==> flow/design.v <==
typedef enum logic [2:0] {
	S_IDLE,
	S_ENABLE_UART_RX,
	S_WAIT_UART_RX,
	S_M1,
	S_M2,
	S_M3
}top_state_type;
typedef enum logic [5:0] {
	S_M1_IDLE,
	S_M1_Lead_in_0,
	S_M1_Lead_in_1,
	S_M1_Lead_in_2,
	S_M1_Lead_in_3,
	S_M1_Lead_in_4,
	S_M1_Lead_in_5,
	S_M1_Lead_in_6,
	S_M1_Lead_in_7,
	S_M1_Lead_in_8,
	S_M1_Loop_0,
	S_M1_Loop_1,
	S_M1_Loop_2,
	S_M1_Loop_3,
	S_M1_Loop_4,
	S_M1_Loop_5,
	S_M1_Loop_6,
	S_M1_Loop_7,
	S_M1_Loop_8,
	S_M1_Loop_9,
	S_M1_Loop_10,
	S_M1_Loop_11,
	S_M1_Loop_12,
	S_M1_Loop_13,
	S_M1_Loop_14,
	S_M1_Loop_15,
	S_M1_Lead_out_0,
	S_M1_Lead_out_1,
	S_M1_Lead_out_2,
	S_M1_Lead_out_3,
	S_M1_Lead_out_4,
	S_M1_Lead_out_5,
	S_M1_Lead_out_6,
	S_M1_Lead_out_7,
	S_M1_Lead_out_8,
	S_M1_Lead_out_9,
	S_M1_Lead_out_10,
	S_M1_Lead_out_11,
	S_M1_Lead_out_12,
	S_M1_Lead_out_13,
	S_M1_Lead_out_14,
	S_M1_Lead_out_15,
	S_M1_Lead_out_16,
	S_M1_Lead_out_17,
	S_M1_Lead_out_18,
	S_M1_Lead_out_19,
	S_M1_Lead_out_20,
	S_M1_Lead_out_21,
	S_M1_Lead_out_22,
	S_M1_Lead_out_23,
	S_M1_Lead_out_24,
	S_M1_Lead_out_25,
	S_M1_Lead_out_26,
	S_M1_Lead_out_27,
	S_M1_Lead_out_28,
	S_M1_Lead_out_29,
	S_M1_1,
	S_M1_DONE
}M1_state_type;
typedef enum logic [2:0] {
	S_M2_IDLE,
	S_M2_1,
	S_M2_DONE
}M2_state_type;
typedef enum logic [2:0] {
	S_M3_IDLE,
	S_M3_1,
	S_M3_DONE
}M3_state_type;
typedef enum logic [1:0] {
	S_RXC_IDLE,
	S_RXC_SYNC,
	S_RXC_ASSEMBLE_DATA,
	S_RXC_STOP_BIT
} RX_Controller_state_type;
typedef enum logic [2:0] {
	S_US_IDLE,
	S_US_STRIP_FILE_HEADER_1,
	S_US_STRIP_FILE_HEADER_2,
	S_US_START_FIRST_BYTE_RECEIVE,
	S_US_WRITE_FIRST_BYTE,
	S_US_START_SECOND_BYTE_RECEIVE,
	S_US_WRITE_SECOND_BYTE
} UART_SRAM_state_type;
typedef enum logic [3:0] {
	S_VS_WAIT_NEW_PIXEL_ROW,
	S_VS_NEW_PIXEL_ROW_DELAY_1,
	S_VS_NEW_PIXEL_ROW_DELAY_2,
	S_VS_NEW_PIXEL_ROW_DELAY_3,
	S_VS_NEW_PIXEL_ROW_DELAY_4,
	S_VS_NEW_PIXEL_ROW_DELAY_5,
	S_VS_FETCH_PIXEL_DATA_0,
	S_VS_FETCH_PIXEL_DATA_1,
	S_VS_FETCH_PIXEL_DATA_2,
	S_VS_FETCH_PIXEL_DATA_3
} VGA_SRAM_state_type;
`timescale 1ns/100ps
`default_nettype none
module M1 (
    input logic CLOCK_50_I,                    
    input logic resetn,                        
    input logic M1_start,
    output logic M1_done,
    input logic [15:0] M1_SRAM_read_data,
    output logic [15:0] M1_SRAM_write_data,
    output logic [17:0] M1_SRAM_address,
    output logic M1_SRAM_we_n,
    output logic [31:0] M1_mult_1_in1,
    output logic [31:0] M1_mult_1_in2,
    output logic [31:0] M1_mult_2_in1,
    output logic [31:0] M1_mult_2_in2,
    output logic [31:0] M1_mult_3_in1,
    output logic [31:0] M1_mult_3_in2,
    input logic [63:0] M1_mult_res_1,
    input logic [63:0] M1_mult_res_2,
    input logic [63:0] M1_mult_res_3
);
M1_state_type top_state;
parameter Y_base_address = 18'd0,
            U_base_address = 18'd38400,
             V_base_address = 18'd57600,
             RGB_base_address = 18'd146944,
        R_rem = 32'd14608704,
        G_rem = 32'd8879296,
        B_rem = 32'd18148672,
        Y_coe = 18'd76284,
        R_U_coe = 18'd0,
        R_V_coe = 18'd104595,
        G_U_coe = 18'd25624,
        G_V_coe = 18'd53281,
        B_U_coe = 18'd132251,
        B_V_coe = 18'd0,
        UV_5_coe = 18'd21,
        UV_3_coe = 18'd52,
        UV_1_coe = 18'd159,
        UV_rem = 18'd128;
logic [31:0] mult_op_1, mult_op_2, mult_op_3, mult_op_4, mult_op_5, mult_op_6;
logic [63:0] mult_res_1, mult_res_2, mult_res_3;
assign M1_mult_1_in1 = mult_op_1;
assign M1_mult_1_in2 = mult_op_2;
assign M1_mult_2_in1 = mult_op_3;
assign M1_mult_2_in2 = mult_op_4;
assign M1_mult_3_in1 = mult_op_5;
assign M1_mult_3_in2 = mult_op_6;
assign mult_res_1 = M1_mult_res_1;
assign mult_res_2 = M1_mult_res_2;
assign mult_res_3 = M1_mult_res_3;
logic [17:0] Y_counter;
logic [17:0] U_V_counter;
logic [17:0] RGB_counter;
logic [7:0] line_counter;
logic [15:0] Y_data;  
logic [7:0] U_prime_data;  
logic [7:0] U_buffer;  
logic [7:0] U_jplus5_data;
logic [7:0] U_jplus3_data;
logic [7:0] U_jplus1_data;
logic [7:0] U_jminus1_data;
logic [7:0] U_jminus3_data;
logic [7:0] U_jminus5_data;
logic [7:0] V_prime_data;  
logic [7:0] V_buffer;  
logic [7:0] V_jplus5_data;
logic [7:0] V_jplus3_data;
logic [7:0] V_jplus1_data;
logic [7:0] V_jminus1_data;
logic [7:0] V_jminus3_data;
logic [7:0] V_jminus5_data;
logic [63:0] R_data;  
logic [63:0] G_data;  
logic [63:0] B_data;  
logic start_buf;
always @(posedge CLOCK_50_I or negedge resetn) begin
    if (~resetn) begin
        top_state <= S_M1_IDLE;
        start_buf <= 1'b0;
        M1_done <= 1'b0;
        mult_op_1 <= 32'd0;
        mult_op_2 <= 32'd0;
        mult_op_3 <= 32'd0;
        mult_op_4 <= 32'd0;
        mult_op_5 <= 32'd0;
        mult_op_6 <= 32'd0;
        Y_counter <= 18'd0;
        U_V_counter <= 18'd0;
        RGB_counter <= 18'd0;
        Y_data <= 16'd0;
        U_prime_data <= 8'd0;
        U_buffer <= 8'd0;
        U_jplus5_data <= 8'd0;
        U_jplus3_data <= 8'd0;
        U_jplus1_data <= 8'd0;
        U_jminus1_data <= 8'd0;
        U_jminus3_data <= 8'd0;
        U_jminus5_data <= 8'd0;
        V_prime_data <= 8'd0;
        V_buffer <= 8'd0;
        V_jplus5_data <= 8'd0;
        V_jplus3_data <= 8'd0;
        V_jplus1_data <= 8'd0;
        V_jminus1_data <= 8'd0;
        V_jminus3_data <= 8'd0;
        V_jminus5_data <= 8'd0;
        R_data <= 8'd0;
        G_data <= 8'd0;
        B_data <= 8'd0;
        M1_SRAM_address <= 18'd0;
        M1_SRAM_write_data <= 16'd0;
        M1_SRAM_we_n <= 1'b1;
    end else begin
			start_buf <= M1_start;
        case (top_state)
        S_M1_IDLE: begin
            if(M1_start && ~start_buf) begin
              M1_SRAM_address <= Y_base_address + Y_counter;
                top_state <= S_M1_Lead_in_0;
            end
        end
        S_M1_Lead_in_0: begin
            M1_SRAM_address <= U_base_address + U_V_counter;
            M1_SRAM_we_n <= 1'b1;
            top_state <= S_M1_Lead_in_1;
        end
        S_M1_Lead_in_1: begin
            M1_SRAM_address <= V_base_address + U_V_counter;
            U_V_counter <= U_V_counter + 18'd1;
            top_state <= S_M1_Lead_in_2;
        end
        S_M1_Lead_in_2: begin
            M1_SRAM_address <= U_base_address + U_V_counter;
            Y_data <= M1_SRAM_read_data;  
            top_state <= S_M1_Lead_in_3;
        end
        S_M1_Lead_in_3: begin
            M1_SRAM_address <= V_base_address + U_V_counter;
            U_prime_data <= M1_SRAM_read_data[15:8];  
            U_jplus1_data <= M1_SRAM_read_data[7:0];  
            U_jminus1_data <= M1_SRAM_read_data[15:8];  
            U_jminus3_data <= M1_SRAM_read_data[15:8];  
            U_jminus5_data <= M1_SRAM_read_data[15:8];  
            top_state <= S_M1_Lead_in_4;
        end
        S_M1_Lead_in_4: begin
            V_prime_data <= M1_SRAM_read_data[15:8];  
            V_jplus1_data <= M1_SRAM_read_data[7:0];  
            V_jminus1_data <= M1_SRAM_read_data[15:8];  
            V_jminus3_data <= M1_SRAM_read_data[15:8];  
            V_jminus5_data <= M1_SRAM_read_data[15:8];  
            mult_op_1 <= Y_coe;
            mult_op_2 <= Y_data[15:8];
            mult_op_3 <= R_U_coe;
            mult_op_4 <= U_prime_data;
            mult_op_5 <= R_V_coe;
            mult_op_6 <= M1_SRAM_read_data[15:8];
            top_state <= S_M1_Lead_in_5;
        end
        S_M1_Lead_in_5: begin
            U_jplus5_data <= M1_SRAM_read_data[7:0];  
            U_jplus3_data <= M1_SRAM_read_data[15:8];  
            R_data <= (mult_res_1 + mult_res_3 - R_rem);
            mult_op_3 <= G_U_coe;
            mult_op_5 <= G_V_coe;
            top_state <= S_M1_Lead_in_6;
        end
        S_M1_Lead_in_6: begin
            V_jplus5_data <= M1_SRAM_read_data[7:0];  
            V_jplus3_data <= M1_SRAM_read_data[15:8];  
            G_data <= (mult_res_1 - mult_res_2 - mult_res_3 + G_rem);
            mult_op_3 <= B_U_coe;
            mult_op_5 <= B_V_coe;
        if (RGB_counter != 18'd0) RGB_counter <= RGB_counter + 18'd1;
            top_state <= S_M1_Lead_in_7;
        end
        S_M1_Lead_in_7: begin
            M1_SRAM_address <= RGB_base_address + RGB_counter;
            M1_SRAM_we_n <= 1'b0;
            M1_SRAM_write_data[15:8] <= (R_data[31] == 1'b1)?8'b0:((|R_data[30:24])?8'd255:R_data[23:16]);
            M1_SRAM_write_data[7:0] <= (G_data[31] == 1'b1)?8'b0:((|G_data[30:24])?8'd255:G_data[23:16]);;
            B_data <= (mult_res_1 + mult_res_2 - B_rem);
            mult_op_1 <= UV_5_coe;
            mult_op_2 <= U_jplus5_data + U_jminus5_data;
            mult_op_3 <= UV_3_coe;
            mult_op_4 <= U_jplus3_data + U_jminus3_data;
            mult_op_5 <= UV_1_coe;
            mult_op_6 <= U_jplus1_data + U_jminus1_data;
            Y_counter <= Y_counter + 18'd1;
            top_state <= S_M1_Lead_in_8;
        end
        S_M1_Lead_in_8: begin
            M1_SRAM_address <= Y_base_address + Y_counter;
            M1_SRAM_we_n <= 1'b1;
            U_prime_data <= (mult_res_1 - mult_res_2 + mult_res_3 + UV_rem) >> 8;
            mult_op_1 <= UV_5_coe;
            mult_op_2 <= V_jplus5_data + V_jminus5_data;
            mult_op_3 <= UV_3_coe;
            mult_op_4 <= V_jplus3_data + V_jminus3_data;
            mult_op_5 <= UV_1_coe;
            mult_op_6 <= V_jplus1_data + V_jminus1_data;
            U_V_counter <= U_V_counter + 18'd1;
            top_state <= S_M1_Loop_0;
        end
        S_M1_Loop_0: begin
            M1_SRAM_address <= U_base_address + U_V_counter;
            V_prime_data <= (mult_res_1 - mult_res_2 + mult_res_3 + UV_rem) >> 8;
            mult_op_1 <= Y_coe;
            mult_op_2 <= Y_data[7:0];
            mult_op_3 <= R_U_coe;
            mult_op_4 <= U_prime_data;
            mult_op_5 <= R_V_coe;
            mult_op_6 <= (mult_res_1 - mult_res_2 + mult_res_3 + UV_rem) >> 8;
            top_state <= S_M1_Loop_1;
        end
        S_M1_Loop_1: begin
            M1_SRAM_address <= V_base_address + U_V_counter;
            R_data <= (mult_res_1 + mult_res_3 - R_rem);
            mult_op_3 <= G_U_coe;
            mult_op_5 <= G_V_coe;
            RGB_counter <= RGB_counter + 18'd1;
            top_state <= S_M1_Loop_2;
        end
        S_M1_Loop_2: begin
            M1_SRAM_address <= RGB_base_address + RGB_counter;
            Y_data <= M1_SRAM_read_data;  
            M1_SRAM_we_n <= 1'b0;
            M1_SRAM_write_data[15:8] <= (B_data[31] == 1'b1)?8'b0:((|B_data[30:24])?8'd255:B_data[23:16]);;
            M1_SRAM_write_data[7:0] <= (R_data[31] == 1'b1)?8'b0:((|R_data[30:24])?8'd255:R_data[23:16]);;
            U_prime_data <= U_jplus1_data;
            G_data <= (mult_res_1 - mult_res_2 - mult_res_3 + G_rem);
            mult_op_3 <= B_U_coe;
            mult_op_5 <= B_V_coe;
            top_state <= S_M1_Loop_3;
        end
        S_M1_Loop_3: begin
            M1_SRAM_we_n <= 1'b1;
            U_buffer <= M1_SRAM_read_data[7:0];  
            U_jplus5_data <= M1_SRAM_read_data[15:8];  
            U_jplus3_data <= U_jplus5_data;  
            U_jplus1_data <= U_jplus3_data;  
            U_jminus1_data <= U_jplus1_data;  
            U_jminus3_data <= U_jminus1_data;
            U_jminus5_data <= U_jminus3_data;
            V_prime_data <= V_jplus1_data;
            B_data <= (mult_res_1 + mult_res_2 - B_rem);
            mult_op_1 <= Y_coe;
            mult_op_2 <= Y_data[15:8];
            mult_op_3 <= R_U_coe;
            mult_op_4 <= U_prime_data;
            mult_op_5 <= R_V_coe;
            mult_op_6 <= V_jplus1_data;
            RGB_counter <= RGB_counter + 18'd1;
            top_state <= S_M1_Loop_4;
        end
        S_M1_Loop_4: begin
            M1_SRAM_address <= RGB_base_address + RGB_counter;
            M1_SRAM_we_n <= 1'b0;
            M1_SRAM_write_data[15:8] <= (G_data[31] == 1'b1)?8'b0:((|G_data[30:24])?8'd255:G_data[23:16]);;
            M1_SRAM_write_data[7:0] <= (B_data[31] == 1'b1)?8'b0:((|B_data[30:24])?8'd255:B_data[23:16]);;
            V_buffer <= M1_SRAM_read_data[7:0];  
            V_jplus5_data <= M1_SRAM_read_data[15:8];  
            V_jplus3_data <= V_jplus5_data;  
            V_jplus1_data <= V_jplus3_data;  
            V_jminus1_data <= V_jplus1_data;  
            V_jminus3_data <= V_jminus1_data;
            V_jminus5_data <= V_jminus3_data;
            R_data <= (mult_res_1 + mult_res_3 - R_rem);
            mult_op_3 <= G_U_coe;
            mult_op_5 <= G_V_coe;
            top_state <= S_M1_Loop_5;
        end
        S_M1_Loop_5: begin
            M1_SRAM_we_n <= 1'b1;
            G_data <= (mult_res_1 - mult_res_2 - mult_res_3 + G_rem);
            mult_op_3 <= B_U_coe;
            mult_op_5 <= B_V_coe;
            RGB_counter <= RGB_counter + 18'd1;
            top_state <= S_M1_Loop_6;
        end
        S_M1_Loop_6: begin
            M1_SRAM_address <= RGB_base_address + RGB_counter;
            M1_SRAM_we_n <= 1'b0;
            M1_SRAM_write_data[15:8] <= (R_data[31] == 1'b1)?8'b0:((|R_data[30:24])?8'd255:R_data[23:16]);;
            M1_SRAM_write_data[7:0] <= (G_data[31] == 1'b1)?8'b0:((|G_data[30:24])?8'd255:G_data[23:16]);;
            B_data <= (mult_res_1 + mult_res_2 - B_rem);
            mult_op_1 <= UV_5_coe;
            mult_op_2 <= U_jplus5_data + U_jminus5_data;
            mult_op_3 <= UV_3_coe;
            mult_op_4 <= U_jplus3_data + U_jminus3_data;
            mult_op_5 <= UV_1_coe;
            mult_op_6 <= U_jplus1_data + U_jminus1_data;
            Y_counter <= Y_counter + 18'd1;
            top_state <= S_M1_Loop_7;
        end
        S_M1_Loop_7: begin
            M1_SRAM_address <= Y_base_address + Y_counter;
            M1_SRAM_we_n <= 1'b1;
            U_prime_data <= (mult_res_1 - mult_res_2 + mult_res_3 + UV_rem) >> 8;
            mult_op_2 <= V_jplus5_data + V_jminus5_data;
            mult_op_4 <= V_jplus3_data + V_jminus3_data;
            mult_op_6 <= V_jplus1_data + V_jminus1_data;
            top_state <= S_M1_Loop_8;
        end
        S_M1_Loop_8: begin
            V_prime_data <= (mult_res_1 - mult_res_2 + mult_res_3 + UV_rem) >> 8;
            mult_op_1 <= Y_coe;
            mult_op_2 <= Y_data[7:0];
            mult_op_3 <= R_U_coe;
            mult_op_4 <= U_prime_data;
            mult_op_5 <= R_V_coe;
            mult_op_6 <= (mult_res_1 - mult_res_2 + mult_res_3 + UV_rem) >> 8;
            top_state <= S_M1_Loop_9;
        end
        S_M1_Loop_9: begin
            R_data <= (mult_res_1 + mult_res_3 - R_rem);
            mult_op_3 <= G_U_coe;
            mult_op_5 <= G_V_coe;
            RGB_counter <= RGB_counter + 18'd1;
            top_state <= S_M1_Loop_10;
        end
        S_M1_Loop_10: begin
            M1_SRAM_address <= RGB_base_address + RGB_counter;
            Y_data <= M1_SRAM_read_data;  
            M1_SRAM_we_n <= 1'b0;
            M1_SRAM_write_data[15:8] <= (B_data[31] == 1'b1)?8'b0:((|B_data[30:24])?8'd255:B_data[23:16]);;
            M1_SRAM_write_data[7:0] <= (R_data[31] == 1'b1)?8'b0:((|R_data[30:24])?8'd255:R_data[23:16]);;
            U_prime_data <= U_jplus1_data;
            G_data <= (mult_res_1 - mult_res_2 - mult_res_3 + G_rem);
            mult_op_3 <= B_U_coe;
            mult_op_5 <= B_V_coe;
            top_state <= S_M1_Loop_11;
        end
        S_M1_Loop_11: begin
            M1_SRAM_we_n <= 1'b1;
            U_jplus5_data <= U_buffer;
            U_jplus3_data <= U_jplus5_data;  
            U_jplus1_data <= U_jplus3_data;  
            U_jminus1_data <= U_jplus1_data;  
            U_jminus3_data <= U_jminus1_data;
            U_jminus5_data <= U_jminus3_data;
            V_prime_data <= V_jplus1_data;
            B_data <= (mult_res_1 + mult_res_2 - B_rem);
            mult_op_1 <= Y_coe;
            mult_op_2 <= Y_data[15:8];
            mult_op_3 <= R_U_coe;
            mult_op_4 <= U_prime_data;
            mult_op_5 <= R_V_coe;
            mult_op_6 <= V_jplus1_data;
            RGB_counter <= RGB_counter + 18'd1;
            top_state <= S_M1_Loop_12;
        end
        S_M1_Loop_12: begin
            M1_SRAM_address <= RGB_base_address + RGB_counter;
            M1_SRAM_we_n <= 1'b0;
            M1_SRAM_write_data[15:8] <= (G_data[31] == 1'b1)?8'b0:((|G_data[30:24])?8'd255:G_data[23:16]);;
            M1_SRAM_write_data[7:0] <= (B_data[31] == 1'b1)?8'b0:((|B_data[30:24])?8'd255:B_data[23:16]);;
            V_jplus5_data <= V_buffer;
            V_jplus3_data <= V_jplus5_data;
            V_jplus1_data <= V_jplus3_data;
            V_jminus1_data <= V_jplus1_data;
            V_jminus3_data <= V_jminus1_data;
            V_jminus5_data <= V_jminus3_data;
            R_data <= (mult_res_1 + mult_res_3 - R_rem);
            mult_op_3 <= G_U_coe;
            mult_op_5 <= G_V_coe;
            top_state <= S_M1_Loop_13;
        end
        S_M1_Loop_13: begin
            M1_SRAM_we_n <= 1'b1;
            G_data <= (mult_res_1 - mult_res_2 - mult_res_3 + G_rem);
            mult_op_3 <= B_U_coe;
            mult_op_5 <= B_V_coe;
            RGB_counter <= RGB_counter + 18'd1;
            top_state <= S_M1_Loop_14;
        end
        S_M1_Loop_14: begin
            M1_SRAM_address <= RGB_base_address + RGB_counter;
            M1_SRAM_we_n <= 1'b0;
            M1_SRAM_write_data[15:8] <= (R_data[31] == 1'b1)?8'b0:((|R_data[30:24])?8'd255:R_data[23:16]);;
            M1_SRAM_write_data[7:0] <= (G_data[31] == 1'b1)?8'b0:((|G_data[30:24])?8'd255:G_data[23:16]);;
            B_data <= (mult_res_1 + mult_res_2 - B_rem);
            mult_op_1 <= UV_5_coe;
            mult_op_2 <= U_jplus5_data + U_jminus5_data;
            mult_op_3 <= UV_3_coe;
            mult_op_4 <= U_jplus3_data + U_jminus3_data;
            mult_op_5 <= UV_1_coe;
            mult_op_6 <= U_jplus1_data + U_jminus1_data;
            Y_counter <= Y_counter + 18'd1;
            top_state <= S_M1_Loop_15;
        end
        S_M1_Loop_15: begin
            M1_SRAM_address <= Y_base_address + Y_counter;
            M1_SRAM_we_n <= 1'b1;
            U_prime_data <= (mult_res_1 - mult_res_2 + mult_res_3 + UV_rem) >> 8;
            mult_op_2 <= V_jplus5_data + V_jminus5_data;
            mult_op_4 <= V_jplus3_data + V_jminus3_data;
            mult_op_6 <= V_jplus1_data + V_jminus1_data;
            if (U_V_counter % 18'd80 == 18'd79) begin
                top_state <= S_M1_Lead_out_0;
            end else begin
                U_V_counter <= U_V_counter + 18'd1;
                top_state <= S_M1_Loop_0;
        end
        end
        S_M1_Lead_out_0: begin
                        V_prime_data <= (mult_res_1 - mult_res_2 + mult_res_3 + UV_rem) >> 8;
                        mult_op_1 <= Y_coe;
                        mult_op_2 <= Y_data[7:0];
                        mult_op_3 <= R_U_coe;
                        mult_op_4 <= U_prime_data;
                        mult_op_5 <= R_V_coe;
                        mult_op_6 <= ((mult_res_1 - mult_res_2 + mult_res_3 + UV_rem) >> 8);
            top_state <= S_M1_Lead_out_1;
        end
        S_M1_Lead_out_1: begin
                        R_data <= (mult_res_1 + mult_res_3 - R_rem);
                        mult_op_3 <= G_U_coe;
                        mult_op_5 <= G_V_coe;
                        RGB_counter <= RGB_counter + 18'd1;
            top_state <= S_M1_Lead_out_2;
        end
        S_M1_Lead_out_2: begin
                        M1_SRAM_address <= RGB_base_address + RGB_counter;
                        Y_data <= M1_SRAM_read_data;
                        M1_SRAM_we_n <= 1'b0;
                        M1_SRAM_write_data[15:8] <= (B_data[31] == 1'b1)?8'b0:((|B_data[30:24])?8'd255:B_data[23:16]);;
                        M1_SRAM_write_data[7:0] <= (R_data[31] == 1'b1)?8'b0:((|R_data[30:24])?8'd255:R_data[23:16]);;
                        U_prime_data <= U_jplus1_data;
                        G_data <= (mult_res_1 - mult_res_2 - mult_res_3 + G_rem);
                        mult_op_3 <= B_U_coe;
                        mult_op_5 <= B_V_coe;
            top_state <= S_M1_Lead_out_3;
        end
        S_M1_Lead_out_3: begin
                        M1_SRAM_we_n <= 1'b1;
                        U_jplus3_data <= U_jplus5_data;
                        U_jplus1_data <= U_jplus3_data;
                        U_jminus1_data <= U_jplus1_data;
                        U_jminus3_data <= U_jminus1_data;
                        U_jminus5_data <= U_jminus3_data;
                        V_prime_data <= V_jplus1_data;
                        B_data <= (mult_res_1 + mult_res_2 - B_rem);
                        mult_op_1 <= Y_coe;
                        mult_op_2 <= Y_data[15:8];
                        mult_op_3 <= R_U_coe;
                        mult_op_4 <= U_prime_data;
                        mult_op_5 <= R_V_coe;
                        mult_op_6 <= V_jplus1_data;
                        RGB_counter <= RGB_counter + 18'd1;
            top_state <= S_M1_Lead_out_4;
        end
        S_M1_Lead_out_4: begin
                        M1_SRAM_address <= RGB_base_address + RGB_counter;
                        M1_SRAM_we_n <= 1'b0;
                        M1_SRAM_write_data[15:8] <= (G_data[31] == 1'b1)?8'b0:((|G_data[30:24])?8'd255:G_data[23:16]);;
                        M1_SRAM_write_data[7:0] <= (B_data[31] == 1'b1)?8'b0:((|B_data[30:24])?8'd255:B_data[23:16]);;
                        V_jplus3_data <= V_jplus5_data;
                        V_jplus1_data <= V_jplus3_data;
                        V_jminus1_data <= V_jplus1_data;
                        V_jminus3_data <= V_jminus1_data;
                        V_jminus5_data <= V_jminus3_data;
                        R_data <= (mult_res_1 + mult_res_3 - R_rem);
                        mult_op_3 <= G_U_coe;
                        mult_op_5 <= G_V_coe;
            top_state <= S_M1_Lead_out_5;
        end
        S_M1_Lead_out_5: begin
                        M1_SRAM_we_n <= 1'b1;
                        G_data <= (mult_res_1 - mult_res_2 - mult_res_3 + G_rem);
                        mult_op_3 <= B_U_coe;
                        mult_op_5 <= B_V_coe;
                        RGB_counter <= RGB_counter + 18'd1;
            top_state <= S_M1_Lead_out_6;
        end
        S_M1_Lead_out_6: begin
                        M1_SRAM_address <= RGB_base_address + RGB_counter;
                        M1_SRAM_we_n <= 1'b0;
                        M1_SRAM_write_data[15:8] <= (R_data[31] == 1'b1)?8'b0:((|R_data[30:24])?8'd255:R_data[23:16]);;
                        M1_SRAM_write_data[7:0] <= (G_data[31] == 1'b1)?8'b0:((|G_data[30:24])?8'd255:G_data[23:16]);;
                        B_data <= (mult_res_1 + mult_res_2 - B_rem);
                        mult_op_1 <= UV_5_coe;
                        mult_op_2 <= U_jplus5_data + U_jminus5_data;
                        mult_op_3 <= UV_3_coe;
                        mult_op_4 <= U_jplus3_data + U_jminus3_data;
                        mult_op_5 <= UV_1_coe;
                        mult_op_6 <= U_jplus1_data + U_jminus1_data;
                        Y_counter <= Y_counter + 18'd1;
            top_state <= S_M1_Lead_out_7;
        end
        S_M1_Lead_out_7: begin
                        M1_SRAM_address <= Y_base_address + Y_counter;
                        M1_SRAM_we_n <= 1'b1;
                        U_prime_data <= (mult_res_1 - mult_res_2 + mult_res_3 + UV_rem) >> 8;
                        mult_op_2 <= V_jplus5_data + V_jminus5_data;
                        mult_op_4 <= V_jplus3_data + V_jminus3_data;
                        mult_op_6 <= V_jplus1_data + V_jminus1_data;
            top_state <= S_M1_Lead_out_8;
        end
        S_M1_Lead_out_8: begin
                        V_prime_data <= (mult_res_1 - mult_res_2 + mult_res_3 + UV_rem) >> 8;
                        mult_op_1 <= Y_coe;
                        mult_op_2 <= Y_data[7:0];
                        mult_op_3 <= R_U_coe;
                        mult_op_4 <= U_prime_data;
                        mult_op_5 <= R_V_coe;
                        mult_op_6 <= ((mult_res_1 - mult_res_2 + mult_res_3 + UV_rem) >> 8);
            top_state <= S_M1_Lead_out_9;
        end
        S_M1_Lead_out_9: begin
                        R_data <= (mult_res_1 + mult_res_3 - R_rem);
                        mult_op_3 <= G_U_coe;
                        mult_op_5 <= G_V_coe;
                        RGB_counter <= RGB_counter + 18'd1;
            top_state <= S_M1_Lead_out_10;
        end
        S_M1_Lead_out_10: begin
                        M1_SRAM_address <= RGB_base_address + RGB_counter;
                        Y_data <= M1_SRAM_read_data;
                        M1_SRAM_we_n <= 1'b0;
                        M1_SRAM_write_data[15:8] <= (B_data[31] == 1'b1)?8'b0:((|B_data[30:24])?8'd255:B_data[23:16]);;
                        M1_SRAM_write_data[7:0] <= (R_data[31] == 1'b1)?8'b0:((|R_data[30:24])?8'd255:R_data[23:16]);;
                        U_prime_data <= U_jplus1_data;
                        G_data <= (mult_res_1 - mult_res_2 - mult_res_3 + G_rem);
                        mult_op_3 <= B_U_coe;
                        mult_op_5 <= B_V_coe;
            top_state <= S_M1_Lead_out_11;
        end
        S_M1_Lead_out_11: begin
                        M1_SRAM_we_n <= 1'b1;
                        U_jplus1_data <= U_jplus3_data;
                        U_jminus1_data <= U_jplus1_data;
                        U_jminus3_data <= U_jminus1_data;
                        U_jminus5_data <= U_jminus3_data;
                        V_prime_data <= V_jplus1_data;
                        B_data <= (mult_res_1 + mult_res_2 - B_rem);
                        mult_op_1 <= Y_coe;
                        mult_op_2 <= Y_data[15:8];
                        mult_op_3 <= R_U_coe;
                        mult_op_4 <= U_prime_data;
                        mult_op_5 <= R_V_coe;
                        mult_op_6 <= V_jplus1_data;
                        RGB_counter <= RGB_counter + 18'd1;
            top_state <= S_M1_Lead_out_12;
        end
        S_M1_Lead_out_12: begin
                        M1_SRAM_address <= RGB_base_address + RGB_counter;
                        M1_SRAM_we_n <= 1'b0;
                        M1_SRAM_write_data[15:8] <= (G_data[31] == 1'b1)?8'b0:((|G_data[30:24])?8'd255:G_data[23:16]);;
                        M1_SRAM_write_data[7:0] <= (B_data[31] == 1'b1)?8'b0:((|B_data[30:24])?8'd255:B_data[23:16]);;
                        V_jplus1_data <= V_jplus3_data;
                        V_jminus1_data <= V_jplus1_data;
                        V_jminus3_data <= V_jminus1_data;
                        V_jminus5_data <= V_jminus3_data;
                        R_data <= (mult_res_1 + mult_res_3 - R_rem);
                        mult_op_3 <= G_U_coe;
                        mult_op_5 <= G_V_coe;
            top_state <= S_M1_Lead_out_13;
        end
        S_M1_Lead_out_13: begin
                        M1_SRAM_we_n <= 1'b1;
                        G_data <= (mult_res_1 - mult_res_2 - mult_res_3 + G_rem);
                        mult_op_3 <= B_U_coe;
                        mult_op_5 <= B_V_coe;
                        RGB_counter <= RGB_counter + 18'd1;
            top_state <= S_M1_Lead_out_14;
        end
        S_M1_Lead_out_14: begin
                        M1_SRAM_address <= RGB_base_address + RGB_counter;
                        M1_SRAM_we_n <= 1'b0;
                        M1_SRAM_write_data[15:8] <= (R_data[31] == 1'b1)?8'b0:((|R_data[30:24])?8'd255:R_data[23:16]);;
                        M1_SRAM_write_data[7:0] <= (G_data[31] == 1'b1)?8'b0:((|G_data[30:24])?8'd255:G_data[23:16]);;
                        B_data <= (mult_res_1 + mult_res_2 - B_rem);
                        mult_op_1 <= UV_5_coe;
                        mult_op_2 <= U_jplus5_data + U_jminus5_data;
                        mult_op_3 <= UV_3_coe;
                        mult_op_4 <= U_jplus3_data + U_jminus3_data;
                        mult_op_5 <= UV_1_coe;
                        mult_op_6 <= U_jplus1_data + U_jminus1_data;
                        Y_counter <= Y_counter + 18'd1;
            top_state <= S_M1_Lead_out_15;
        end
        S_M1_Lead_out_15: begin
                        M1_SRAM_address <= Y_base_address + Y_counter;
                        M1_SRAM_we_n <= 1'b1;
                        U_prime_data <= (mult_res_1 - mult_res_2 + mult_res_3 + UV_rem) >> 8;
                        mult_op_2 <= V_jplus5_data + V_jminus5_data;
                        mult_op_4 <= V_jplus3_data + V_jminus3_data;
                        mult_op_6 <= V_jplus1_data + V_jminus1_data;
            top_state <= S_M1_Lead_out_16;
        end
        S_M1_Lead_out_16: begin
                        V_prime_data <= (mult_res_1 - mult_res_2 + mult_res_3 + UV_rem) >> 8;
                        mult_op_1 <= Y_coe;
                        mult_op_2 <= Y_data[7:0];
                        mult_op_3 <= R_U_coe;
                        mult_op_4 <= U_prime_data;
                        mult_op_5 <= R_V_coe;
                        mult_op_6 <= ((mult_res_1 - mult_res_2 + mult_res_3 + UV_rem) >> 8);
            top_state <= S_M1_Lead_out_17;
        end
        S_M1_Lead_out_17: begin
                        R_data <= (mult_res_1 + mult_res_3 - R_rem);
                        mult_op_3 <= G_U_coe;
                        mult_op_5 <= G_V_coe;
                        RGB_counter <= RGB_counter + 18'd1;
            top_state <= S_M1_Lead_out_18;
        end
        S_M1_Lead_out_18: begin
                        M1_SRAM_address <= RGB_base_address + RGB_counter;
                        Y_data <= M1_SRAM_read_data;
                        M1_SRAM_we_n <= 1'b0;
                        M1_SRAM_write_data[15:8] <= (B_data[31] == 1'b1)?8'b0:((|B_data[30:24])?8'd255:B_data[23:16]);;
                        M1_SRAM_write_data[7:0] <= (R_data[31] == 1'b1)?8'b0:((|R_data[30:24])?8'd255:R_data[23:16]);;
                        U_prime_data <= U_jplus1_data;
                        G_data <= (mult_res_1 - mult_res_2 - mult_res_3 + G_rem);
                        mult_op_3 <= B_U_coe;
                        mult_op_5 <= B_V_coe;
            top_state <= S_M1_Lead_out_19;
        end
        S_M1_Lead_out_19: begin
                        M1_SRAM_we_n <= 1'b1;
                        U_jminus1_data <= U_jplus1_data;
                        U_jminus3_data <= U_jminus1_data;
                        U_jminus5_data <= U_jminus3_data;
                        V_prime_data <= V_jplus1_data;
                        B_data <= (mult_res_1 + mult_res_2 - B_rem);
                        mult_op_1 <= Y_coe;
                        mult_op_2 <= Y_data[15:8];
                        mult_op_3 <= R_U_coe;
                        mult_op_4 <= U_prime_data;
                        mult_op_5 <= R_V_coe;
                        mult_op_6 <= V_jplus1_data;
                        RGB_counter <= RGB_counter + 18'd1;
            top_state <= S_M1_Lead_out_20;
        end
        S_M1_Lead_out_20: begin
                        M1_SRAM_address <= RGB_base_address + RGB_counter;
                        M1_SRAM_we_n <= 1'b0;
                        M1_SRAM_write_data[15:8] <= (G_data[31] == 1'b1)?8'b0:((|G_data[30:24])?8'd255:G_data[23:16]);;
                        M1_SRAM_write_data[7:0] <= (B_data[31] == 1'b1)?8'b0:((|B_data[30:24])?8'd255:B_data[23:16]);;
                        V_jminus1_data <= V_jplus1_data;
                        V_jminus3_data <= V_jminus1_data;
                        V_jminus5_data <= V_jminus3_data;
                        R_data <= (mult_res_1 + mult_res_3 - R_rem);
                        mult_op_3 <= G_U_coe;
                        mult_op_5 <= G_V_coe;
            top_state <= S_M1_Lead_out_21;
        end
        S_M1_Lead_out_21: begin
                        M1_SRAM_we_n <= 1'b1;
                        G_data <= (mult_res_1 - mult_res_2 - mult_res_3 + G_rem);
                        mult_op_3 <= B_U_coe;
                        mult_op_5 <= B_V_coe;
                        RGB_counter <= RGB_counter + 18'd1;
            top_state <= S_M1_Lead_out_22;
        end
        S_M1_Lead_out_22: begin
                        M1_SRAM_address <= RGB_base_address + RGB_counter;
                        M1_SRAM_we_n <= 1'b0;
                        M1_SRAM_write_data[15:8] <= (R_data[31] == 1'b1)?8'b0:((|R_data[30:24])?8'd255:R_data[23:16]);;
                        M1_SRAM_write_data[7:0] <= (G_data[31] == 1'b1)?8'b0:((|G_data[30:24])?8'd255:G_data[23:16]);;
                        B_data <= (mult_res_1 + mult_res_2 - B_rem);
                        mult_op_1 <= UV_5_coe;
                        mult_op_2 <= U_jplus5_data + U_jminus5_data;
                        mult_op_3 <= UV_3_coe;
                        mult_op_4 <= U_jplus3_data + U_jminus3_data;
                        mult_op_5 <= UV_1_coe;
                        mult_op_6 <= U_jplus1_data + U_jminus1_data;
            top_state <= S_M1_Lead_out_23;
        end
        S_M1_Lead_out_23: begin
                        M1_SRAM_we_n <= 1'b1;
                        U_prime_data <= (mult_res_1 - mult_res_2 + mult_res_3 + UV_rem) >> 8;
                        mult_op_2 <= V_jplus5_data + V_jminus5_data;
                        mult_op_4 <= V_jplus3_data + V_jminus3_data;
                        mult_op_6 <= V_jplus1_data + V_jminus1_data;
            top_state <= S_M1_Lead_out_24;
        end
        S_M1_Lead_out_24: begin
                        V_prime_data <= (mult_res_1 - mult_res_2 + mult_res_3 + UV_rem) >> 8;
                        mult_op_1 <= Y_coe;
                        mult_op_2 <= Y_data[7:0];
                        mult_op_3 <= R_U_coe;
                        mult_op_4 <= U_prime_data;
                        mult_op_5 <= R_V_coe;
                        mult_op_6 <= ((mult_res_1 - mult_res_2 + mult_res_3 + UV_rem) >> 8);
            top_state <= S_M1_Lead_out_25;
        end
        S_M1_Lead_out_25: begin
                        R_data <= (mult_res_1 + mult_res_3 - R_rem);
                        mult_op_3 <= G_U_coe;
                        mult_op_5 <= G_V_coe;
                        RGB_counter <= RGB_counter + 18'd1;
            top_state <= S_M1_Lead_out_26;
        end
        S_M1_Lead_out_26: begin
                        M1_SRAM_address <= RGB_base_address + RGB_counter;
                        M1_SRAM_we_n <= 1'b0;
                        M1_SRAM_write_data[15:8] <= (B_data[31] == 1'b1)?8'b0:((|B_data[30:24])?8'd255:B_data[23:16]);;
                        M1_SRAM_write_data[7:0] <= (R_data[31] == 1'b1)?8'b0:((|R_data[30:24])?8'd255:R_data[23:16]);;
                        G_data <= (mult_res_1 - mult_res_2 - mult_res_3 + G_rem);
                        mult_op_3 <= B_U_coe;
                        mult_op_5 <= B_V_coe;
            top_state <= S_M1_Lead_out_27;
        end
        S_M1_Lead_out_27: begin
                        M1_SRAM_we_n <= 1'b1;
                        B_data <= (mult_res_1 + M1_mult_res_2 - B_rem);
                        RGB_counter <= RGB_counter + 18'd1;
            top_state <= S_M1_Lead_out_28;
        end
        S_M1_Lead_out_28: begin
                        M1_SRAM_address <= RGB_base_address + RGB_counter;
                        M1_SRAM_we_n <= 1'b0;
                        M1_SRAM_write_data[15:8] <= (G_data[31] == 1'b1)?8'b0:((|G_data[30:24])?8'd255:G_data[23:16]);;
                        M1_SRAM_write_data[7:0] <= (B_data[31] == 1'b1)?8'b0:((|B_data[30:24])?8'd255:B_data[23:16]);;
            Y_counter <= Y_counter + 18'd1;
            top_state <= S_M1_Lead_out_29;
        end
        S_M1_Lead_out_29: begin
            M1_SRAM_we_n <= 1'b1;
            M1_SRAM_address <= Y_base_address + Y_counter;
            if (Y_counter >= 18'd38399) begin
                top_state <= S_M1_1;
            end else begin
                U_V_counter <= U_V_counter + 18'd1;
                top_state <= S_M1_Lead_in_0;
            end
        end
        S_M1_1: begin
            top_state <= S_M1_DONE;
        end
        S_M1_DONE: begin
            M1_done <= 1'b1;
        end
        default: top_state <= S_M1_IDLE;
        endcase
    end
end
endmodule
`timescale 1ns/100ps
`default_nettype none
module upsample_csc (
    input  logic        clk,
    input  logic        resetn,
    input  logic        start,
    output logic        done,
    input  logic [15:0] sram_read_data,
    output logic [15:0] sram_write_data,
    output logic [17:0] sram_address,
    output logic        sram_we_n
);
logic [31:0] mult_1_in1, mult_1_in2;
logic [31:0] mult_2_in1, mult_2_in2;
logic [31:0] mult_3_in1, mult_3_in2;
logic [63:0] mult_1_res, mult_2_res, mult_3_res;
assign mult_1_res = mult_1_in1 * mult_1_in2;
assign mult_2_res = mult_2_in1 * mult_2_in2;
assign mult_3_res = mult_3_in1 * mult_3_in2;
M1 M1_unit (
    .CLOCK_50_I(clk),
    .resetn(resetn),
    .M1_start(start),
    .M1_done(done),
    .M1_SRAM_read_data(sram_read_data),
    .M1_SRAM_write_data(sram_write_data),
    .M1_SRAM_address(sram_address),
    .M1_SRAM_we_n(sram_we_n),
    .M1_mult_1_in1(mult_1_in1),
    .M1_mult_1_in2(mult_1_in2),
    .M1_mult_2_in1(mult_2_in1),
    .M1_mult_2_in2(mult_2_in2),
    .M1_mult_3_in1(mult_3_in1),
    .M1_mult_3_in2(mult_3_in2),
    .M1_mult_res_1(mult_1_res),
    .M1_mult_res_2(mult_2_res),
    .M1_mult_res_3(mult_3_res)
);
endmodule
* Reports on upsample_csc
What the tools print for upsample_csc, step after step.
Lines are those of the file above, counted from 1.
Cell names lack the library's common part.
Not given: -
- Design top :: upsample_csc
- Clock :: clk
- Standard-cell library :: sky130hd
- Corner :: tt_025C_1v80

* Word-level counts
Counts by Yosys on the flattened word-level netlist (proc, flatten, opt, wreduce; memories kept). Register bits leave out memories and registers merged into their read ports (data or address). Print and check cells are left out.
- Register bits :: 521
- Latch bits :: 0
- Memory bits (writable) :: 0
- ROM bits :: 0
- Word width x clocked read ports :: 0
- Memories :: 0
- Input bits :: 19
- Output and inout bits :: 36
- Cells after elaboration :: 219
- $add $sub $neg :: 21
- Multipliers :: 3
- Divide/modulo/power cells :: 1
- Order comparisons :: 1
- Equality and inequality tests :: 62
- Shifts and indexed selects :: 0
- Mux-type cells :: 39
- Bitwise gates (word level) :: 2
- Reduce/logical cells :: 56
** Operator list (number)
- 32-bit by 32-bit multiplier with 40-bit output :: 3
- 32-bit parallel mux with 4-bit select :: 3
- 6-bit parallel mux with 58-bit select :: 1
- 32-bit parallel mux with 5-bit select :: 1
- 8-bit parallel mux with 2-bit select :: 10
- 6-bit == test with constant B :: 26
- 18-bit by 7-bit remainder unit with 18-bit output with constant B :: 1
- 8-bit parallel mux with 3-bit select :: 5
- 6-bit by 5-bit == test with 1-bit output with constant B :: 16
- 32-bit parallel mux with 3-bit select :: 1
- 18-bit parallel mux with 5-bit select :: 1
- 18-bit 2-to-1 mux :: 4
- 32-bit adder :: 2
- 32-bit parallel mux with 2-bit select :: 1
- 18-bit by 1-bit adder with 18-bit output with constant B :: 3
- 6-bit OR reduction :: 9
- 8-bit by 8-bit adder with 9-bit output :: 6
- 18-bit parallel mux with 3-bit select :: 1
- 12-bit OR reduction :: 4
- 6-bit by 4-bit == test with 1-bit output with constant B :: 8
- 8-bit 2-to-1 mux :: 6
- 40-bit adder :: 1
- 40-bit subtractor :: 1
- 40-bit by 8-bit adder with 40-bit output with constant B :: 1
- 16-bit by 18-bit adder with 18-bit output with constant A :: 2
- 18-bit nonzero test :: 2
- 18-bit parallel mux with 2-bit select :: 1
- 32-bit by 24-bit adder with 32-bit output with constant B :: 1
Not listed: further kinds 31, cells in them 64.

* Longest topological paths
Yosys ltp: most cells in a row. Word level: on the elaborated netlist, between registers, memories and ports. Mapped: between sequential cells and ports; inverters and the memories' decode and read muxes count.
- Word-level depth :: 5
- ABC_AREA :: 1
- Gate-level depth with buffers :: 73
- Depth with buffers taken out :: 71

* Netlist
The flow's flattened synthesis, as Yosys stat reports it; memories are mapped. The netlist is that of the ABC_AREA named above (0 if unset); the other value can give another one.
The area totals of this step are shown rounded.
** Cell types
- ha_1 :: number 881, total area 1.1E+04 um^2
- dfrtp_1 :: number 342, total area 8.56E+03 um^2
- fa_1 :: number 373, total area 7.47E+03 um^2
- inv_1 :: number 1400, total area 5255.04 um^2
- nand2_1 :: number 1036, total area 3888.73 um^2
- xor2_1 :: number 174, total area 1.52E+03 um^2
- a21oi_1 :: number 283, total area 1.42E+03 um^2
- o21ai_0 :: number 270, total area 1.35E+03 um^2
- nor2_1 :: number 339, total area 1272.47 um^2
- nand3_1 :: number 218, total area 1.09E+03 um^2
- xnor2_1 :: number 55, total area 481.712 um^2
- clkbuf_1 :: number 101, total area 379.114 um^2
- nand2_2 :: number 44, total area 275.264 um^2
- a31oi_1 :: number 41, total area 256.496 um^2
- nand3_2 :: number 24, total area 240.23 um^2
- o21bai_1 :: number 32, total area 240.23 um^2
- nand4_1 :: number 37, total area 231.472 um^2
- nor3_1 :: number 45, total area 225.216 um^2
Other cell types: 50; their cells: 325.
- Mapped cells :: 6020
- Chip area (Yosys) :: 0.0477 mm^2
- Sequential part of the area :: 0.00858 mm^2
- Flip-flop cells :: 343
- Buffer cells :: 115

* Timing after synthesis
Path of least setup slack by OpenSTA after synthesis, without wires, with an ideal clock, recovery checks aside; 20% of the period is set as input and as output delay. Where synthesis merged equal registers, the netlist keeps one of their names.
- Kind :: flip-flop to flip-flop
- Start point :: reg M1_unit.mult_op_1[13]
- End point :: reg M1_unit.mult_op_6[29]
- Period :: 11000 ps
- Library setup time :: 122 ps
- Time at the first pin :: 0 ps
- Data arrival time :: 9546 ps
- Required time :: 10878 ps
- Slack :: 1333 ps
- Path delay :: 9668 ps
- Driving pins on the path :: 57
- Path buffers :: 1
- Synthesis period reached :: 9667 ps
"path delay" = arrival - input delay + setup time.
"driving pins on the path": output pins that drive a net of the path, with the launching flip-flop's if there is one; two outputs of one cell count as two.
"synthesis period reached" is the clock period less the worst setup slack; recovery checks do not enter. This is arithmetic on one report: input and output delays are still those of the set period (20% each).
The rows between start and end are the longest chain of elaborated cells between them; the timing report does not say that the signal goes this way. Where chains are equally long, one stands for them.
Each line given opens the expression or statement behind the cell; cells for indexed reads and writes are added by Yosys, which also makes memories of some case tables.
A register here has more assigning lines than the two given.
- Path through :: dfrtp_1 > clkbuf_1 > nand2_1 > inv_1 > fa_1 > fa_1 > fa_1 > ha_1 > ha_1 > ha_1 > ha_1 > inv_1 > fa_1 > inv_1 > ha_1 > a21oi_1 > o21ai_0 > xor2_1 > [21 not listed] > nand2_1 > nand2_1 > nand2_1 > nand2_1 > nand2_1 > nand2_1 > nand2_1 > nand2_1 > nand2_1 > nand2_1 > nand2_1 > nand2_1 > a21oi_1 > o21ai_0 > nand2_1 > o21ai_0 > or2_2 > a32o_1
- Length of the longest elaborated chain :: 5
- Elaborated cells between the ends (all ways) :: 5
- Classes of those cells :: add/sub: 3; mul: 1; mux: 1
** Ends and longest elaborated chain, post-synthesis
- start: declaration :: RTL line 146 : logic [31:0] mult_op_1, mult_op_2, mult_op_3, mult_op_4, mult_op_5, mult_op_6;
- start: assignment :: RTL line 258 : mult_op_1 <= Y_coe;
- start: assignment :: RTL line 289 : mult_op_1 <= UV_5_coe;
- 32-bit by 32-bit multiplier with 40-bit output :: RTL line 864 : assign mult_1_res = mult_1_in1 * mult_1_in2;
- 40-bit subtractor :: RTL line 319 : mult_op_6 <= (mult_res_1 - mult_res_2 + mult_res_3 + UV_rem) >> 8;
- 40-bit adder :: RTL line 319
- 40-bit by 8-bit adder with 40-bit output :: RTL line 319
- 32-bit parallel mux with 5-bit select :: RTL line 221 : case (top_state)
- end: assignment :: RTL line 263 : mult_op_6 <= M1_SRAM_read_data[15:8];
- end: assignment :: RTL line 294 : mult_op_6 <= U_jplus1_data + U_jminus1_data;
- end: declaration :: RTL line 146

* Path in the finished layout
From the final timing report of entry A: the path of least setup slack in the routed layout; clock arrival at registers is part of the times.
The path's times are printed in steps of 10 ps; the period is the one set.
- Kind :: flip-flop to flip-flop
- Start point :: reg M1_unit.mult_op_3[5]
- End point :: reg M1_unit.mult_op_6[31]
- Period :: 11000 ps
- Library setup time :: 130 ps
- Time at the first pin :: 580 ps
- Data arrival time :: 11670 ps
- Required time :: 11450 ps
- Slack :: -220 ps
- Driving pins on the path :: 48
- Path buffers :: 1
The rows between start and end are the longest chain of elaborated cells between them; the timing report does not say that the signal goes this way. Where chains are equally long, one stands for them.
A register here has more assigning lines than the two given.
- Path through :: dfrtp_2 > clkbuf_1 > nand2_1 > inv_1 > fa_1 > fa_1 > fa_1 > ha_1 > ha_1 > ha_1 > ha_1 > inv_1 > fa_1 > inv_1 > ha_1 > inv_1 > o21bai_1 > a21oi_1 > [12 not listed] > nand2_1 > o21ai_0 > a31oi_1 > o21ai_0 > a21o_1 > a21oi_1 > nor2_1 > o21ai_0 > ha_1 > ha_1 > a21oi_1 > o21a_1 > o21ai_0 > nand3_1 > nand3_1 > a221oi_1 > xor2_1 > o21ai_0
- Length of the longest elaborated chain :: 5
- Elaborated cells between the ends (all ways) :: 5
- Classes of those cells :: add/sub: 3; mul: 1; mux: 1
** Ends and longest elaborated chain, after layout
- start: declaration :: RTL line 146 : logic [31:0] mult_op_1, mult_op_2, mult_op_3, mult_op_4, mult_op_5, mult_op_6;
- start: assignment :: RTL line 260 : mult_op_3 <= R_U_coe;
- start: assignment :: RTL line 270 : mult_op_3 <= G_U_coe;
- 32-bit by 32-bit multiplier with 40-bit output :: RTL line 865 : assign mult_2_res = mult_2_in1 * mult_2_in2;
- 40-bit subtractor :: RTL line 319 : mult_op_6 <= (mult_res_1 - mult_res_2 + mult_res_3 + UV_rem) >> 8;
- 40-bit adder :: RTL line 319
- 40-bit by 8-bit adder with 40-bit output :: RTL line 319
- 32-bit parallel mux with 5-bit select :: RTL line 221 : case (top_state)
- end: assignment :: RTL line 263 : mult_op_6 <= M1_SRAM_read_data[15:8];
- end: assignment :: RTL line 294 : mult_op_6 <= U_jplus1_data + U_jminus1_data;
- end: declaration :: RTL line 146

Hand-over note for upsample_csc

Measured results for upsample_csc: 2 stored runs of the Yosys and OpenROAD flow on sky130hd. The settings differ; the order carries no meaning. The constraints put input and output delay at 20% of the set period each and load the outputs with 0.01 pF.
By "achieved clock period" is meant the clock period of the run minus its worst setup slack. This is arithmetic on one report: input and output delays are still those of the set period (20% each).
"worst setup path time" means the part of the period allowed to the worst setup path (the constraints hold back 20% at inputs and 20% at outputs) less its slack; where the path has registers, the arrival times of their clocks count too.
"worst setup path time" is known to 10 ps.
Values from the reports are rounded here.

* Entry A
** Files
==> flow/run.sh <==
#!/bin/bash
# the make line also repeats the synthesis and layout settings of config.mk as NAME=value (left out here)
make -C /OpenROAD-flow-scripts/flow DESIGN_CONFIG=/design/flow/config.mk WORK_HOME=/design/flow/orfs CLKGATE_MAP_FILE= finish
==> flow/config.mk <==
export PLATFORM = sky130hd
export DESIGN_NAME = upsample_csc
export DESIGN_NICKNAME = upsample_csc
export VERILOG_FILES = /design/flow/design.v
export SDC_FILE = /design/flow/constraint.sdc
export NUM_CORES = 4
export LEC_CHECK = 0
export ABC_AREA = 1
export CAP_MARGIN = 15
export CELL_PAD_IN_SITES_DETAIL_PLACEMENT = 0
export CELL_PAD_IN_SITES_GLOBAL_PLACEMENT = 3
export CORE_ASPECT_RATIO = 1.3
export CORE_MARGIN = 2
export CORE_UTILIZATION = 36
export CTS_CLUSTER_DIAMETER = 367
export CTS_CLUSTER_SIZE = 26
export GPL_TIMING_DRIVEN = 0
export PLACE_DENSITY_LB_ADDON = 0.13
export SETUP_SLACK_MARGIN = -1.08
export SLEW_MARGIN = 40
==> flow/constraint.sdc <==
create_clock -name core_clock -period 11.0 [get_ports {clk}]
set_input_delay 2.2000 -clock core_clock [delete_from_list [all_inputs] [get_ports {clk}]]
set_output_delay 2.2000 -clock core_clock [all_outputs]
set_load 0.01 [all_outputs]
** Results
- Worst setup slack after layout :: -224 ps
- Achieved clock period :: 11,224 ps
- Final worst hold slack :: 487 ps
- Standard-cell area after layout :: 0.0512 mm^2
- Utilization :: 38.9 %
- Die outline area :: 0.135 mm^2
- Synthesized cell area :: 0.0477 mm^2
- Worst setup path time :: 11,220 ps
- Kind of the worst setup path :: flip-flop to flip-flop
- Setup total negative slack :: -489 ps

* Entry B
** Files
==> flow/run.sh <==
#!/bin/bash
# the make line also repeats the synthesis and layout settings of config.mk as NAME=value (left out here)
make -C /OpenROAD-flow-scripts/flow DESIGN_CONFIG=/design/flow/config.mk WORK_HOME=/design/flow/orfs CLKGATE_MAP_FILE= finish
==> flow/config.mk <==
export PLATFORM = sky130hd
export DESIGN_NAME = upsample_csc
export DESIGN_NICKNAME = upsample_csc
export VERILOG_FILES = /design/flow/design.v
export SDC_FILE = /design/flow/constraint.sdc
export NUM_CORES = 4
export LEC_CHECK = 0
export CAP_MARGIN = 15
export CELL_PAD_IN_SITES_DETAIL_PLACEMENT = 0
export CELL_PAD_IN_SITES_GLOBAL_PLACEMENT = 3
export CORE_MARGIN = 2
export CORE_UTILIZATION = 40
export GPL_TIMING_DRIVEN = 0
export PLACE_DENSITY_LB_ADDON = 0.13
export SLEW_MARGIN = 40
==> flow/constraint.sdc <==
create_clock -name core_clock -period 11.0 [get_ports {clk}]
set_input_delay 2.2000 -clock core_clock [delete_from_list [all_inputs] [get_ports {clk}]]
set_output_delay 2.2000 -clock core_clock [all_outputs]
set_load 0.01 [all_outputs]
** Results
- Worst setup slack after layout :: 470 ps
- Achieved clock period :: 10,530 ps
- Final worst hold slack :: 471 ps
- Standard-cell area after layout :: 0.0532 mm^2
- Utilization :: 45.2 %
- Die outline area :: 0.121 mm^2
- Synthesized cell area :: 0.0473 mm^2
- Worst setup path time :: 10,530 ps
- Kind of the worst setup path :: flip-flop to flip-flop
- Setup total negative slack :: 0 ps

End of note.
